==> flow/design.v <==
module fifo # (
	parameter DATA_WIDTH = 32,
	parameter DEPTH = 16,
	parameter LOG2DEPTH = 4
) (
	input clk,
	input reset_n,
	input i_flush,
	input [DATA_WIDTH-1:0] i_data,
	input i_write_enable,
	output o_full,
	output [DATA_WIDTH-1:0] o_data,
	input i_read_enable,
	output o_empty,
	output o_almost_empty
);
	reg [DATA_WIDTH-1:0] ram [0:DEPTH-1];
	reg [LOG2DEPTH-1:0] r_read_addr, r_write_addr;
	reg [LOG2DEPTH:0] r_count;
	wire w_enqueue, w_dequeue;
	assign w_dequeue = i_read_enable & !o_empty;
	assign w_enqueue = i_write_enable & (!o_full | i_read_enable);
	always @(posedge clk or negedge reset_n) begin
		if (!reset_n) begin
			r_write_addr <= 0;
		end else begin
			if (i_flush) begin
				r_write_addr <= 0;
			end else if (w_enqueue) begin
				if (r_write_addr == DEPTH-1) begin
					r_write_addr <= 0;
				end else begin
					r_write_addr <= r_write_addr + 1;
				end
			end
		end
	end
	integer  i;
	always @(posedge clk or negedge reset_n) begin
		if (!reset_n) begin
			for (i = 0; i < DEPTH; i = i + 1) begin
				ram[i] <= 0;
			end
		end else if (w_enqueue) begin
			ram[r_write_addr] <= i_data;
		end
	end
	always @(posedge clk or negedge reset_n) begin
		if (!reset_n) begin
			r_read_addr <= 0;
		end else begin
			if (i_flush) begin
				r_read_addr <= 0;
			end else if (w_dequeue) begin
				if (r_read_addr == DEPTH-1) begin
					r_read_addr <= 0;
				end else begin
					r_read_addr <= r_read_addr + 1;
				end
			end
		end
	end
	always @(posedge clk or negedge reset_n) begin
		if (!reset_n) begin
			r_count <= 0;
		end else begin
			if (i_flush) begin
				r_count <= 0;
			end else begin
				if (!o_full & i_write_enable & !w_dequeue) begin
					r_count <= r_count + 1;
				end else if (w_dequeue & !i_write_enable) begin
					r_count <= r_count - 1;
				end
			end
		end
	end
	assign o_full = (r_count == DEPTH);
	assign o_empty = (r_count == 0);
	assign o_almost_empty = (r_count <= 1);
	assign o_data = ~o_empty ? ram[r_read_addr] : 0;
endmodule
module command_control #(
	parameter RESET_CYCLES = 100
) (
	input wire clk,
	input wire reset_n,
	output wire [(32 - 1):0] o_addr,
	output wire [(32 - 1):0] o_write_data,
	output wire o_write_valid,
	input wire i_write_ready,
	input wire [(32 - 1):0] i_read_data,
	output wire o_read_req,
	input wire i_read_valid,
	input wire [((1 + 4 + 4 + 16) - 1):0] usb_flit_data,
	output wire [(8 - 1):0] o_response,
	input wire usb_rd_n,
	input wire usb_wr_n,
	input wire usb_ce_n,
	output wire usb_isout,
	output wire o_sw_reset_n
);
	wire w_parity;
	wire [4-1:0] w_flit_type;
	wire [4-1:0] w_flit_data_len;
	wire [16-1:0] w_flit_payload;
	assign {w_parity, w_flit_type, w_flit_data_len, w_flit_payload} = usb_flit_data;
	wire w_parity_error;
	assign w_parity_error = ^usb_flit_data != 0;
	reg [(32 - 1):0] r_addr;
	localparam STATE_W = 11;
	localparam STATE_WAIT_B = 0;
	localparam STATE_WAIT = 1 << STATE_WAIT_B;				 
	localparam STATE_READ_ADDR_B = 1;
	localparam STATE_READ_ADDR = 1 << STATE_READ_ADDR_B;	 
	localparam STATE_WAIT_READ_B = 2;
	localparam STATE_WAIT_READ = 1 << STATE_WAIT_READ_B;	 
	localparam STATE_SEND_READY_B = 3;
	localparam STATE_SEND_READY = 1 << STATE_SEND_READY_B;	 
	localparam STATE_SEND_DATA_B = 4;
	localparam STATE_SEND_DATA = 1 << STATE_SEND_DATA_B;	 
	localparam STATE_WRITE_ADDR_B = 5;
	localparam STATE_WRITE_ADDR = 1 << STATE_WRITE_ADDR_B;	 
	localparam STATE_WRITE_UPPER_B = 6;
	localparam STATE_WRITE_UPPER = 1 << STATE_WRITE_UPPER_B; 
	localparam STATE_WRITE_LOWER_B = 7;
	localparam STATE_WRITE_LOWER = 1 << STATE_WRITE_LOWER_B; 
	localparam STATE_SYNC_WRITE_B = 8;
	localparam STATE_SYNC_WRITE = 1 << STATE_SYNC_WRITE_B;	 
	localparam STATE_RESET_B = 9;
	localparam STATE_RESET = 1 << STATE_RESET_B;			 
	localparam STATE_RESPOND_B = 10;
	localparam STATE_RESPOND = 1 << STATE_RESPOND_B;		 
	reg [STATE_W-1:0] r_state;
	reg [(8 - 1):0] r_response;
	reg [16-1:0] r_recv_data_count;
	wire w_read_enable;
	wire w_write_enable;
	reg r_usb_ce_n;
	always @(posedge clk or negedge reset_n) begin
		if (!reset_n) begin
			r_usb_ce_n <= 1'b1;
		end else begin
			r_usb_ce_n <= usb_ce_n;
		end
	end
	assign w_read_enable = r_usb_ce_n == 1'b1 && usb_ce_n == 1'b0 && usb_rd_n == 1'b0;
	assign w_write_enable = r_usb_ce_n == 1'b1 && usb_ce_n == 1'b0 && usb_wr_n == 1'b0;
	reg [4-1:0] r_write_data_len;
	reg [(32 - 1):0] r_write_data;
	reg [16:0] r_write_data_count;
	wire w_write_buf_dequeue;
	reg r_write_buf_enqueue;
	wire w_write_buf_flush;
	wire w_write_buf_empty;
	wire [(32 - 1):0] w_write_buf_data;
	fifo write_buffer (
		.clk(clk),
		.reset_n(reset_n),
		.i_flush(w_write_buf_flush),
		.i_data(r_write_data),
		.i_write_enable(r_write_buf_enqueue),
		.o_full(),
		.o_data(w_write_buf_data),
		.i_read_enable(w_write_buf_dequeue),
		.o_empty(w_write_buf_empty),
		.o_almost_empty()
	);
	assign w_write_buf_dequeue = o_write_valid && i_write_ready;
	assign w_write_buf_flush = r_state[STATE_WAIT_B] && !w_write_buf_empty;
	reg [4-1:0] r_read_data_len;
	reg [16:0] r_read_data_count;
	reg r_read_buf_dequeue;
	wire w_read_buf_enqueue;
	wire w_read_buf_empty;
	wire [(32 - 1):0] w_read_buf_data;
	wire w_read_buf_flush;
	reg r_read_valid;  
	fifo read_buffer (
		.clk(clk),
		.reset_n(reset_n),
		.i_data(i_read_data),
		.i_write_enable(w_read_buf_enqueue),
		.i_flush(w_read_buf_flush),
		.o_full(),
		.o_data(w_read_buf_data),
		.i_read_enable(r_read_buf_dequeue),
		.o_empty(w_read_buf_empty),
		.o_almost_empty()
	);
	always @(posedge clk or negedge reset_n) begin
		if (!reset_n) begin
			r_read_valid <= 0;
		end else begin
			r_read_valid <= i_read_valid;
		end
	end
	assign w_read_buf_enqueue = r_state[STATE_WAIT_READ_B] && i_read_valid && r_read_data_count <= r_read_data_len;
	assign o_read_req = r_state[STATE_WAIT_READ_B] & !r_read_valid;
	assign w_read_buf_flush = r_state[STATE_WAIT_B] && !w_read_buf_empty;
	wire w_state_reset;
	assign w_state_reset = usb_flit_data[(1 + 4 + 4 + 16)-1:8] == 17'h0FF_FF && w_read_enable;
	localparam RESET_COUNT_W = $clog2(RESET_CYCLES);
	reg [RESET_COUNT_W-1:0] r_reset_count;
	always @(posedge clk or negedge reset_n) begin
		if (!reset_n) begin
			r_state <= STATE_WAIT;
			r_recv_data_count <= 0;
			r_write_data <= 0;
			r_read_data_len <= 0;
			r_write_data_len <= 0;
			r_addr <= 0;
			r_write_buf_enqueue <= 0;
			r_response <= 8'hff;
			r_reset_count <= 0;
		end else begin
			r_write_buf_enqueue <= 0;
			if (w_state_reset) begin
				r_state <= STATE_WAIT;
			end else begin
				case (r_state)
					STATE_WAIT: begin
						if (w_write_enable) begin
							if (w_parity_error) begin
								r_response <= 8'h01;
								r_state <= STATE_RESPOND;
							end else begin
								case (w_flit_type)
									4'h0: begin
										r_state <= STATE_READ_ADDR;
										r_read_data_len <= w_flit_data_len;
										r_addr <= {w_flit_payload, 16'h0000};
									end
									4'h2: begin
										r_state <= STATE_WRITE_ADDR;
										r_write_data_len <= w_flit_data_len;
										r_recv_data_count <= 0;
										r_addr <= {w_flit_payload, 16'h0000};
									end
									4'h6: begin
										r_state <= STATE_RESET;
										r_reset_count <= 0;
									end
									default: begin
										r_response <= 8'h02;
										r_state <= STATE_RESPOND;
									end
								endcase
							end
						end
					end
					STATE_READ_ADDR: begin
						if (w_write_enable) begin
							if (w_parity_error) begin
								r_response <= 8'h01;
								r_state <= STATE_RESPOND;
							end else if (w_flit_type == 4'h1) begin
								r_addr[(16 - 1):0] <= w_flit_payload;
								r_state <= STATE_WAIT_READ;
							end else begin
								r_response <= 8'h01;
								r_state <= STATE_RESPOND;
							end
						end
					end
					STATE_WRITE_ADDR: begin
						if (w_write_enable) begin
							if (w_parity_error) begin
								r_response <= 8'h01;
								r_state <= STATE_RESPOND;
							end else if (w_flit_type == 4'h3) begin
								r_addr[(16 - 1):0] <= w_flit_payload;
								r_state <= STATE_WRITE_UPPER;
							end else begin
								r_response <= 8'h02;
								r_state <= STATE_RESPOND;
							end
						end
					end
					STATE_WRITE_UPPER: begin
						if (w_write_enable) begin
							if (w_parity_error) begin
								r_response <= 8'h01;
								r_state <= STATE_RESPOND;
							end else if (w_flit_type == 4'h4) begin
								r_state <= STATE_WRITE_LOWER;
								r_write_data <= {w_flit_payload, 16'h0000};
							end else begin
								r_response <= 8'h02;
								r_state <= STATE_RESPOND;
							end
						end
					end
					STATE_WRITE_LOWER: begin
						if (w_write_enable) begin
							if (w_parity_error) begin
								r_response <= 8'h01;
								r_state <= STATE_RESPOND;
							end else if (w_flit_type == 4'h5) begin
								r_write_data[(16 - 1):0] <= w_flit_payload;
								r_write_buf_enqueue <= 1;
								if (r_recv_data_count == r_write_data_len) begin
									r_state <= STATE_SYNC_WRITE;
								end else begin
									r_recv_data_count <= r_recv_data_count + 1;
									r_state <= STATE_WRITE_UPPER;
								end
							end else begin
								r_response <= 8'h02;
								r_state <= STATE_RESPOND;
							end
						end
					end
					STATE_SYNC_WRITE: begin
						if (w_write_buf_empty && !r_write_buf_enqueue) begin
							r_response <= 8'h00;
							r_state <= STATE_RESPOND;
						end
					end
					STATE_WAIT_READ: begin
						if (r_read_data_count == r_read_data_len + 1) begin
							r_state <= STATE_SEND_READY;
						end
					end
					STATE_SEND_READY: begin
						if (w_read_enable) begin
							r_state <= STATE_SEND_DATA;
						end
					end
					STATE_SEND_DATA: begin
						if (w_read_buf_empty) begin
							r_response <= 8'h00;
							r_state <= STATE_RESPOND;
						end
					end
					STATE_RESET: begin
						if (r_reset_count == RESET_CYCLES) begin
							r_state <= STATE_RESPOND;
							r_response <= 8'h00;
						end else begin
							r_reset_count <= r_reset_count + 1;
						end
					end
					STATE_RESPOND: begin
						if (w_read_enable) begin
							r_state <= STATE_WAIT;
						end
					end
				endcase
			end
		end
	end
	always @(posedge clk or negedge reset_n) begin
		if (!reset_n) begin
			r_read_data_count <= 0;
		end else begin
			if (r_state[STATE_READ_ADDR_B]) begin
				r_read_data_count <= 0;
			end else if (r_state[STATE_WAIT_READ_B] && r_read_data_count <= r_read_data_len) begin
				if (i_read_valid) begin
					r_read_data_count <= r_read_data_count + 1;
				end
			end
		end
	end
	always @(posedge clk or negedge reset_n) begin
		if (!reset_n) begin
			r_write_data_count <= 0;
		end else begin
			if (r_state[STATE_WRITE_ADDR_B]) begin
				r_write_data_count <= 0;
			end else if (w_write_buf_dequeue) begin
				r_write_data_count <= r_write_data_count + 1;
			end
		end
	end
	reg [1:0] r_byte_count;
	always @(posedge clk or negedge reset_n) begin
		if (!reset_n) begin
			r_byte_count <= 0;
			r_read_buf_dequeue <= 0;
		end else begin
			r_read_buf_dequeue <= 0;
			if (r_state[STATE_SEND_DATA_B]) begin
				if (w_read_enable) begin
					if (r_byte_count == 3) begin
						r_byte_count <= 0;
						r_read_buf_dequeue <= 1;
					end else begin
						r_byte_count <= r_byte_count + 1;
					end
				end
			end
		end
	end
	reg [(8 - 1):0] r_response_out;
	reg [1:0] r_isout_pipe;
	always @(posedge clk or negedge reset_n) begin
		if (!reset_n) begin
			r_response_out <= 8'hff;
			r_isout_pipe <= 0;
		end else begin
			r_isout_pipe <= {r_isout_pipe[0], (usb_ce_n == 1'b0 && usb_rd_n == 1'b0)};
			if (w_read_enable) begin
				case (r_state)
					STATE_SEND_READY: begin
						r_response_out <= 8'h03;
					end
					STATE_SEND_DATA: begin
						r_response_out <= w_read_buf_data[r_byte_count * 8 +: 8];
					end
					STATE_RESPOND: begin
						r_response_out <= r_response;
					end
					default: begin
						r_response_out <= 8'hff;
					end
				endcase
			end
		end
	end
	assign o_response = r_response_out;
	assign usb_isout = r_isout_pipe[1];
	assign o_addr = (r_state[STATE_WAIT_READ_B]) ? r_addr + (r_read_data_count * 4) :
					(o_write_valid) ? r_addr + (r_write_data_count * 4) : 0;
	assign o_write_data = w_write_buf_data;
	assign o_write_valid = (r_state[STATE_WRITE_UPPER_B] || r_state[STATE_WRITE_LOWER_B] ||
							r_state[STATE_SYNC_WRITE_B]) && !w_write_buf_empty;
	assign o_sw_reset_n = r_state[STATE_RESET_B] ? 1'b0 : 1'b1;
endmodule
`timescale 1 ns / 1 ps
	module usb_interface_v1_0_M00_AXI #
	(
		parameter  C_M_START_DATA_VALUE	= 32'h00000000,
		parameter  C_M_TARGET_SLAVE_BASE_ADDR	= 32'h00000000,
		parameter integer C_M_AXI_ADDR_WIDTH	= 32,
		parameter integer C_M_AXI_DATA_WIDTH	= 32,
		parameter integer C_M_TRANSACTIONS_NUM	= 4
	)
	(
		input wire [(32 - 1):0] i_addr,
		input wire [(32 - 1):0] i_write_data,
		input wire i_write_valid,
		output wire o_write_ready,
		output wire [(32 - 1):0] o_read_data,
		input wire i_read_req,
		output wire o_read_data_valid,
		input wire  M_AXI_ACLK,
		input wire  M_AXI_ARESETN,
		output wire [C_M_AXI_ADDR_WIDTH-1 : 0] M_AXI_AWADDR,
		output wire [2 : 0] M_AXI_AWPROT,
		output wire  M_AXI_AWVALID,
		input wire  M_AXI_AWREADY,
		output wire [C_M_AXI_DATA_WIDTH-1 : 0] M_AXI_WDATA,
		output wire [C_M_AXI_DATA_WIDTH/8-1 : 0] M_AXI_WSTRB,
		output wire  M_AXI_WVALID,
		input wire  M_AXI_WREADY,
		input wire [1 : 0] M_AXI_BRESP,
		input wire  M_AXI_BVALID,
		output wire  M_AXI_BREADY,
		output wire [C_M_AXI_ADDR_WIDTH-1 : 0] M_AXI_ARADDR,
		output wire [2 : 0] M_AXI_ARPROT,
		output wire  M_AXI_ARVALID,
		input wire  M_AXI_ARREADY,
		input wire [C_M_AXI_DATA_WIDTH-1 : 0] M_AXI_RDATA,
		input wire [1 : 0] M_AXI_RRESP,
		input wire  M_AXI_RVALID,
		output wire  M_AXI_RREADY
	);
	reg r_axi_awvalid, r_axi_wvalid, r_axi_bready;
	reg r_axi_arvalid, r_axi_rready;
	reg [C_M_AXI_ADDR_WIDTH-1 : 0] 	r_axi_awaddr;
	reg [C_M_AXI_DATA_WIDTH-1 : 0] 	r_axi_wdata;
	reg [C_M_AXI_ADDR_WIDTH-1 : 0] 	r_axi_araddr;
	reg [C_M_AXI_DATA_WIDTH-1 : 0] r_read_data;
	reg r_rvalid;
	reg r_read_req, r_read_req_delayed;
	reg r_write_valid, r_write_valid_delayed;
	reg r_axi_awready, r_axi_wready;
	wire w_raise_read_req;
	wire w_raise_write_valid;
	assign w_raise_read_req = r_read_req && ~r_read_req_delayed;
	assign w_raise_write_valid = r_write_valid && ~r_write_valid_delayed;
	assign M_AXI_AWADDR	= C_M_TARGET_SLAVE_BASE_ADDR + r_axi_awaddr;
	assign M_AXI_WDATA	= r_axi_wdata;
	assign M_AXI_AWPROT	= 3'b000;
	assign M_AXI_AWVALID	= r_axi_awvalid;
	assign M_AXI_WVALID	= r_axi_wvalid;
	assign M_AXI_WSTRB	= 4'b1111;
	assign M_AXI_BREADY	= r_axi_bready;
	assign M_AXI_ARADDR	= C_M_TARGET_SLAVE_BASE_ADDR + r_axi_araddr;
	assign M_AXI_ARVALID	= r_axi_arvalid;
	assign M_AXI_ARPROT	= 3'b001;
	assign M_AXI_RREADY = i_read_req;
	assign o_write_ready = r_axi_awready && r_axi_wready;
	assign o_read_data_valid = r_rvalid;
	assign o_read_data = r_read_data;
	always @(posedge M_AXI_ACLK) begin
		if (M_AXI_ARESETN == 0) begin
			r_read_req <= 0;
			r_read_req_delayed <= 0;
			r_write_valid <= 0;
			r_write_valid_delayed <= 0;
		end else begin
			r_read_req <= i_read_req;
			r_read_req_delayed <= r_read_req;
			r_write_valid <= i_write_valid;
			r_write_valid_delayed <= r_write_valid;
		end
	end
	always @(posedge M_AXI_ACLK) begin
		if (M_AXI_ARESETN == 0) begin
			r_axi_awvalid <= 1'b0;
		end else begin
			if (w_raise_write_valid) begin
				r_axi_awvalid <= 1'b1;
			end else if (M_AXI_AWREADY && r_axi_awvalid) begin
				r_axi_awvalid <= 1'b0;
			end
		end
	end
	always @(posedge M_AXI_ACLK) begin
		if (M_AXI_ARESETN == 0) begin
			r_axi_wvalid <= 1'b0;
		end else if (w_raise_write_valid) begin
			r_axi_wvalid <= 1'b1;
 		end else if (M_AXI_WREADY && r_axi_wvalid) begin
			r_axi_wvalid <= 1'b0;
		end
	end
	always @(posedge M_AXI_ACLK) begin
		if (M_AXI_ARESETN == 0) begin
			r_axi_awready <= 1'b0;
			r_axi_wready <= 1'b0;
		end else begin
			if (r_axi_awready && r_axi_wready) begin
				r_axi_awready <= 1'b0;
				r_axi_wready <= 1'b0;
			end else begin
				if (M_AXI_AWREADY) begin
					r_axi_awready <= 1'b1;
				end
				if (M_AXI_WREADY) begin
					r_axi_wready <= 1'b1;
				end
			end
		end
	end
	always @(posedge M_AXI_ACLK) begin
		if (M_AXI_ARESETN == 0) begin
			r_axi_bready <= 1'b0;
		end else if (M_AXI_BVALID && ~r_axi_bready) begin
			r_axi_bready <= 1'b1;
		end else if (r_axi_bready) begin
			r_axi_bready <= 1'b0;
		end
	end
	always @(posedge M_AXI_ACLK) begin
		if (M_AXI_ARESETN == 0) begin
			r_axi_arvalid <= 1'b0;
		end else if (w_raise_read_req) begin
			r_axi_arvalid <= 1'b1;
		end	else if (M_AXI_ARREADY && r_axi_arvalid) begin
				r_axi_arvalid <= 1'b0;
		end
	end
	always @(posedge M_AXI_ACLK) begin
		if (M_AXI_ARESETN == 0) begin
			r_read_data <= 0;
			r_rvalid <= 0;
		end else begin
			r_rvalid <= M_AXI_RVALID;
			if (M_AXI_RVALID) begin
				r_read_data <= M_AXI_RDATA;
			end
		end
	end
	always @(posedge M_AXI_ACLK) begin
		if (M_AXI_ARESETN == 0) begin
			r_axi_awaddr <= 0;
		end else if (w_raise_write_valid) begin
			r_axi_awaddr <= i_addr;
		end
	end
	always @(posedge M_AXI_ACLK) begin
		if (M_AXI_ARESETN == 0) begin
			r_axi_wdata <= C_M_START_DATA_VALUE;
		end else if (w_raise_write_valid) begin
			r_axi_wdata <= i_write_data;
		end
	end
	always @(posedge M_AXI_ACLK) begin
		if (M_AXI_ARESETN == 0) begin
			r_axi_araddr <= 0;
		end else if (w_raise_read_req) begin
			r_axi_araddr <= i_addr;
		end
	end
endmodule
`timescale 1 ns / 1 ps
module usb_interface_v1_0 #
(
	parameter RESET_CYCLES = 100,
	parameter  C_M00_AXI_START_DATA_VALUE	= 32'h00000000,
	parameter  C_M00_AXI_TARGET_SLAVE_BASE_ADDR	= 32'h00000000,
	parameter integer C_M00_AXI_ADDR_WIDTH	= 32,
	parameter integer C_M00_AXI_DATA_WIDTH	= 32,
	parameter integer C_M00_AXI_TRANSACTIONS_NUM	= 4
) (
	input wire [(8 - 1):0] usb_data_in,
	output wire [(8 - 1):0] usb_data_out,
	output wire usb_data_oe,
	input wire [(1 + 4 + 4 + 16)-8-1:0] usb_addr,
	input wire usb_rd_n,
	input wire usb_wr_n,
	input wire usb_ce_n,
	output wire sw_reset_n,
	input wire  m00_axi_aclk,
	input wire  m00_axi_aresetn,
	output wire [C_M00_AXI_ADDR_WIDTH-1 : 0] m00_axi_awaddr,
	output wire [2 : 0] m00_axi_awprot,
	output wire  m00_axi_awvalid,
	input wire  m00_axi_awready,
	output wire [C_M00_AXI_DATA_WIDTH-1 : 0] m00_axi_wdata,
	output wire [C_M00_AXI_DATA_WIDTH/8-1 : 0] m00_axi_wstrb,
	output wire  m00_axi_wvalid,
	input wire  m00_axi_wready,
	input wire [1 : 0] m00_axi_bresp,
	input wire  m00_axi_bvalid,
	output wire  m00_axi_bready,
	output wire [C_M00_AXI_ADDR_WIDTH-1 : 0] m00_axi_araddr,
	output wire [2 : 0] m00_axi_arprot,
	output wire  m00_axi_arvalid,
	input wire  m00_axi_arready,
	input wire [C_M00_AXI_DATA_WIDTH-1 : 0] m00_axi_rdata,
	input wire [1 : 0] m00_axi_rresp,
	input wire  m00_axi_rvalid,
	output wire  m00_axi_rready
);
	wire [(32 - 1):0] w_addr_from_usb;
	wire [(32 - 1):0] w_usb_write_data;
	wire w_usb_write_valid;
	wire w_usb_write_ready;
	wire [(32 - 1):0] w_usb_read_data;
	wire w_usb_read_req;
	wire w_usb_read_valid;
	wire w_is_output;
	wire [(8 - 1):0] w_usb_in_data;
	wire [(8 - 1):0] w_usb_out_data;
	usb_interface_v1_0_M00_AXI # (
		.C_M_START_DATA_VALUE(C_M00_AXI_START_DATA_VALUE),
		.C_M_TARGET_SLAVE_BASE_ADDR(C_M00_AXI_TARGET_SLAVE_BASE_ADDR),
		.C_M_AXI_ADDR_WIDTH(C_M00_AXI_ADDR_WIDTH),
		.C_M_AXI_DATA_WIDTH(C_M00_AXI_DATA_WIDTH),
		.C_M_TRANSACTIONS_NUM(C_M00_AXI_TRANSACTIONS_NUM)
	) usb_interface_v1_0_M00_AXI_inst (
		.i_addr(w_addr_from_usb),
		.i_write_data(w_usb_write_data),
		.i_write_valid(w_usb_write_valid),
		.o_write_ready(w_usb_write_ready),
		.o_read_data(w_usb_read_data),
		.i_read_req(w_usb_read_req),
		.o_read_data_valid(w_usb_read_valid),
		.M_AXI_ACLK(m00_axi_aclk),
		.M_AXI_ARESETN(m00_axi_aresetn),
		.M_AXI_AWADDR(m00_axi_awaddr),
		.M_AXI_AWPROT(m00_axi_awprot),
		.M_AXI_AWVALID(m00_axi_awvalid),
		.M_AXI_AWREADY(m00_axi_awready),
		.M_AXI_WDATA(m00_axi_wdata),
		.M_AXI_WSTRB(m00_axi_wstrb),
		.M_AXI_WVALID(m00_axi_wvalid),
		.M_AXI_WREADY(m00_axi_wready),
		.M_AXI_BRESP(m00_axi_bresp),
		.M_AXI_BVALID(m00_axi_bvalid),
		.M_AXI_BREADY(m00_axi_bready),
		.M_AXI_ARADDR(m00_axi_araddr),
		.M_AXI_ARPROT(m00_axi_arprot),
		.M_AXI_ARVALID(m00_axi_arvalid),
		.M_AXI_ARREADY(m00_axi_arready),
		.M_AXI_RDATA(m00_axi_rdata),
		.M_AXI_RRESP(m00_axi_rresp),
		.M_AXI_RVALID(m00_axi_rvalid),
		.M_AXI_RREADY(m00_axi_rready)
	);
	assign w_usb_in_data = usb_data_in;
	assign usb_data_out = w_usb_out_data;
	assign usb_data_oe = w_is_output;
	command_control #(
		.RESET_CYCLES(RESET_CYCLES)
	) command_control_inst (
		.clk(m00_axi_aclk),
		.reset_n(m00_axi_aresetn),
		.o_addr(w_addr_from_usb),
		.o_write_data(w_usb_write_data),
		.o_write_valid(w_usb_write_valid),
		.i_write_ready(w_usb_write_ready),
		.i_read_data(w_usb_read_data),
		.o_read_req(w_usb_read_req),
		.i_read_valid(w_usb_read_valid),
		.o_sw_reset_n(sw_reset_n),
		.o_response(w_usb_out_data),
		.usb_rd_n(usb_rd_n),
		.usb_wr_n(usb_wr_n),
		.usb_ce_n(usb_ce_n),
		.usb_flit_data({usb_addr, w_usb_in_data}),
		.usb_isout(w_is_output)
	);
endmodule
Reports on usb_interface_v1_0
The steps from the RTL of usb_interface_v1_0 to its reports follow in flow order.
Line numbers count from 1 in the design file above.
Operators: Yosys type, input widths -> output width; for muxes data width and select width s.
Cell names lack the library's common part.
The mark - stands for no value.
Inputs
  top module: usb_interface_v1_0
  clock input: m00_axi_aclk
  cell library: sky130hd
  library corner: tt_025C_1v80

After elaboration
Yosys after proc, flatten, opt, wreduce and memory -nomap, before mapping. Print and check cells are not counted. Equal cells are merged and count once.
Operators by class
  add/sub/neg operators: 16
  $lt $le $gt $ge: 1
  equality and inequality tests: 122
  shift operators: 1
  muxes and demuxes: 120
  bitwise gates (word level): 22
  reduce/logical cells: 105
Operator list (number)
  $pmux 32 s16: 2
  $mux 16: 22
  $mux 11: 21
  $mux 8: 18
  $eq 4x4->1 const B: 32
  $mux 32: 4
  $pmux 11 s11: 1
  $mux 17: 5
  $eq 4x3->1 const B: 19
  $reduce_and 2->1: 34
  $add 32x19->32: 2
  $pmux 8 s8: 1
  $pmux 16 s2: 2
  $pmux 16 s3: 1
  $mux 4: 12
  $eq 4x2->1 const B: 10
  $add 17x1->17 const B: 2
  $pmux 11 s3: 1
  $eq 17x32->1: 1
  $shiftx 32x6->8: 1
  $reduce_bool 32->1: 1
  $ne 3x1->1 const B: 10
  $mux 5: 6
  $mux 7: 4
  $reduce_bool 2->1: 13
  $reduce_xor 25->1: 1
  $ne 2x1->1 const B: 12
  $pmux 8 s3: 1
Other operator kinds: 51; their cells: 148.
Storage and ports
  register bits after elaboration: 1353
  bits of input ports: 71
  output and inout bits: 121
  elaborated cells: 459

Longest topological paths
Yosys ltp: most cells in a row. Word level: on the elaborated netlist, between registers, memories and ports. Mapped: between sequential cells and ports; inverters and the memories' decode and read muxes count.
Logic depth
  depth after elaboration: 9
  ABC_AREA: 0
  mapped depth: 15
  mapped depth without buffers: 14

Mapped cells and area
The flow's flattened synthesis, as Yosys stat reports it; memories are mapped. The netlist is that of the ABC_AREA named above (0 if unset); the other value can give another one.
Cells by type
  dfrtp_1: number 1196, area in all 2.99E+04 µm²
  mux2_2: number 1073, area in all 1.21E+04 µm²
  dfxtp_1: number 139, area in all 2.78E+03 µm²
  a22oi_1: number 254, area in all 1.91E+03 µm²
  clkbuf_1: number 301, area in all 1.13E+03 µm²
  ha_1: number 81, area in all 1.01E+03 µm²
  a21oi_1: number 177, area in all 885.85 µm²
  nand2_1: number 231, area in all 867.082 µm²
  a22o_1: number 90, area in all 788.256 µm²
  nor2_1: number 204, area in all 765.734 µm²
  nand3_1: number 135, area in all 675.648 µm²
  mux2i_1: number 63, area in all 630.605 µm²
  o21ai_0: number 123, area in all 615.59 µm²
  a221oi_1: number 67, area in all 586.813 µm²
  nand4_1: number 93, area in all 581.808 µm²
  xnor2_1: number 55, area in all 481.712 µm²
  and3_1: number 61, area in all 381.616 µm²
  o221ai_1: number 40, area in all 350.336 µm²
Not listed: further types 74, cells in them 742.
Mapped netlist
  cell count: 5125
  mapped area: 61739.2 µm²
  area of sequential cells: 33053.0 µm²
  flip-flops: 1348
  buffer cells: 433
The figures by module come from a second, unflattened synthesis with its own total; it is not the netlist above.
Second synthesis, totals
  cells (unflattened synthesis): 5322
  area total of the unflattened synthesis: 64156.5 µm²
Each row is one instance without its submodules.
By module
  fifo: times used 2, cells 1843, area 24209.5 µm², sequential area 13137.6 µm²
  command_control #(RESET_CYCLES=100): times used 1, cells 1105, area 10405.0 µm², sequential area 3995.1 µm²
  usb_interface_v1_0_M00_AXI: times used 1, cells 531, area 5332.6 µm², sequential area 2782.7 µm²
  usb_interface_v1_0: times used 1, cells 0, area 0.0 µm², sequential area 0.0 µm²

Worst setup path after synthesis
Path of least setup slack by OpenSTA after synthesis, without wires, with an ideal clock, recovery checks aside; 20% of the period is set as input and as output delay. Where synthesis merged equal registers, the netlist keeps one of their names.
Timing after synthesis
  kind: input port to flip-flop
  start point: in usb_addr[12]
  end point: reg command_control_inst.r_recv_data_count[13]
  period: 10.0 ns
  input delay: 2.000 ns
  setup time: 0.065 ns
  time at the first pin: 2.000 ns
  data arrival time: 4.573 ns
  data required time: 9.935 ns
  slack: 5.362 ns
  path delay: 2.638 ns
  stages: 10
  buffers on the path: 0
  synthesis period reached: 4.638 ns
"path delay" is the arrival time less input delay plus setup time.
"stages" counts driving pins, that of a launching flip-flop among them; a cell with two outputs on the path counts twice.
"synthesis period reached" is the clock period less the worst setup slack; recovery checks do not enter. This is arithmetic on one report: input and output delays are still those of the set period (20% each).
Between the ends stands the longest chain of elaborated cells between them, by number of cells; it is not shown to be the way that was timed. Of several equally long chains one is given.
Each line given opens the expression or statement behind the cell; cells for indexed reads and writes are added by Yosys, which also makes memories of some case tables.
At most two assigning lines are given for a register; there are more.
On the way, after synthesis
  cell sequence: inv_1 ha_1 xnor2_1 xnor2_1 xnor3_1 xnor2_1 a41oi_1 or4_1 or3_1 nand2_1
  length of the longest elaborated chain: 5
  elaborated cells on any way between the ends: 19
  source lines of those cells: 9
  those cells by class: 7 x eq/ne; 7 x mux; 1 x logic; 4 x reduce/logical
RTL lines, path after synthesis
  from (decl): line 613  | input wire [(1 + 4 + 4 + 16)-8-1:0] usb_addr,
  $eq 4x3->1: line 299  | end else if (w_flit_type == 4'h5) begin
  $mux 16: line 299
  $mux 16: line 296  | if (w_parity_error) begin
  $mux 16: line 295  | if (w_write_enable) begin
  $pmux 16 s2: line 221  | case (r_state)
  to (assign): line 208  | r_recv_data_count <= 0;
  to (assign): line 305  | r_recv_data_count <= r_recv_data_count + 1;
  to (decl): line 136  | reg [16-1:0] r_recv_data_count;

Timing after layout
Path of least setup slack in the final report of entry A (OpenROAD, finished layout, wires in). Where an end is a register, its clock arrival counts in the times.
Timing after layout
  kind: flip-flop to flip-flop
  start point: reg command_control_inst.read_buffer.r_read_addr[0]
  end point: reg command_control_inst.r_response_out[7]
  period: 3.94 ns
  setup time: 0.07 ns
  time at the first pin: 0.83 ns
  data arrival time: 4.76 ns
  data required time: 4.68 ns
  slack: -0.08 ns
  stages: 12
  buffers on the path: 2
Between the ends stands the longest chain of elaborated cells between them, by number of cells; it is not shown to be the way that was timed. Of several equally long chains one is given.
At most two assigning lines are given for a register; there are more.
On the way, after layout
  cell sequence: dfrtp_1 inv_1 ha_1 and3_2 clkbuf_4 clkdlybuf4s15_2 a22oi_1 nand3_1 o22ai_1 o211ai_1 a31oi_4 nor2_1
  length of the longest elaborated chain: 5
  elaborated cells on any way between the ends: 20
  those cells by class: 15 x eq/ne; 1 x shift; 3 x mux; 1 x reduce/logical
RTL lines, path after layout
  from (decl): line 18  | reg [LOG2DEPTH-1:0] r_read_addr, r_write_addr;
  from (assign): line 50  | r_read_addr <= 0;
  from (assign): line 58  | r_read_addr <= r_read_addr + 1;
  $eq 4x4->1: line 81  | assign o_data = ~o_empty ? ram[r_read_addr] : 0;
  $pmux 32 s16: line 81
  $mux 32: line 81
  $shiftx 32x6->8: line 410  | r_response_out <= w_read_buf_data[r_byte_count * 8 +: 8];
  $pmux 8 s3: line 405  | case (r_state)
  to (assign): line 410
  to (assign): line 413  | r_response_out <= r_response;
  to (decl): line 396  | reg [(8 - 1):0] r_response_out;

Lab notebook: usb_interface_v1_0

Measured results for usb_interface_v1_0: 3 stored runs of the Yosys and OpenROAD flow on sky130hd. The settings differ; the order carries no meaning. The constraints put input and output delay at 20% of the set period each and load the outputs with 0.01 pF.
"worst setup path time" means the part of the period allowed to the worst setup path (the constraints hold back 20% at inputs and 20% at outputs) less its slack; where the path has registers, the arrival times of their clocks count too.
"power": no workload was simulated; the value follows from the tool's default switching activity.
[entry A] settings: ABC_AREA=0, CAP_MARGIN=35, CELL_PAD_IN_SITES_GLOBAL_PLACEMENT=1, CORE_ASPECT_RATIO=0.9, CORE_UTILIZATION=23, CTS_CLUSTER_DIAMETER=170, GPL_ROUTABILITY_DRIVEN=0, GPL_TIMING_DRIVEN=0, MAX_ROUTING_LAYER=met4, MIN_ROUTING_LAYER=met2, SETUP_SLACK_MARGIN=0.01, TNS_END_PERCENT=80, period_ns=3.94, CORE_MARGIN=2, SLEW_MARGIN=20
[entry A] result: chip area after synthesis (Yosys) 61739.2 µm², die area 272598.0 µm², standard-cell area of the final layout 75414.8 µm², worst setup slack after layout -0.078 ns, total negative slack -0.125 ns, power 34.800 mW, worst setup path time 4.02 ns, worst setup path kind flip-flop to flip-flop
[entry B] settings: ABC_AREA=1, CAP_MARGIN=25, CELL_PAD_IN_SITES_DETAIL_PLACEMENT=2, CELL_PAD_IN_SITES_GLOBAL_PLACEMENT=1, CORE_MARGIN=10, CORE_UTILIZATION=40, HOLD_SLACK_MARGIN=0.16, PLACE_DENSITY=0.6, period_ns=10.0, SLEW_MARGIN=20
[entry B] result: chip area after synthesis (Yosys) 62537.5 µm², die area 172561.0 µm², standard-cell area of the final layout 71132.0 µm², worst setup slack after layout 5.487 ns, total negative slack 0.000 ns, power 11.624 mW, worst setup path time 2.51 ns, worst setup path kind input port to flip-flop
[entry C] settings: ABC_AREA=1, CORE_MARGIN=10, CORE_UTILIZATION=40, HOLD_SLACK_MARGIN=0.16, PLACE_DENSITY=0.6, period_ns=10.0, CAP_MARGIN=20, SLEW_MARGIN=20
[entry C] result: chip area after synthesis (Yosys) 62537.5 µm², die area 172561.0 µm², standard-cell area of the final layout 71064.4 µm², worst setup slack after layout 5.654 ns, total negative slack 0.000 ns, power 11.475 mW, worst setup path time 2.35 ns, worst setup path kind input port to flip-flop
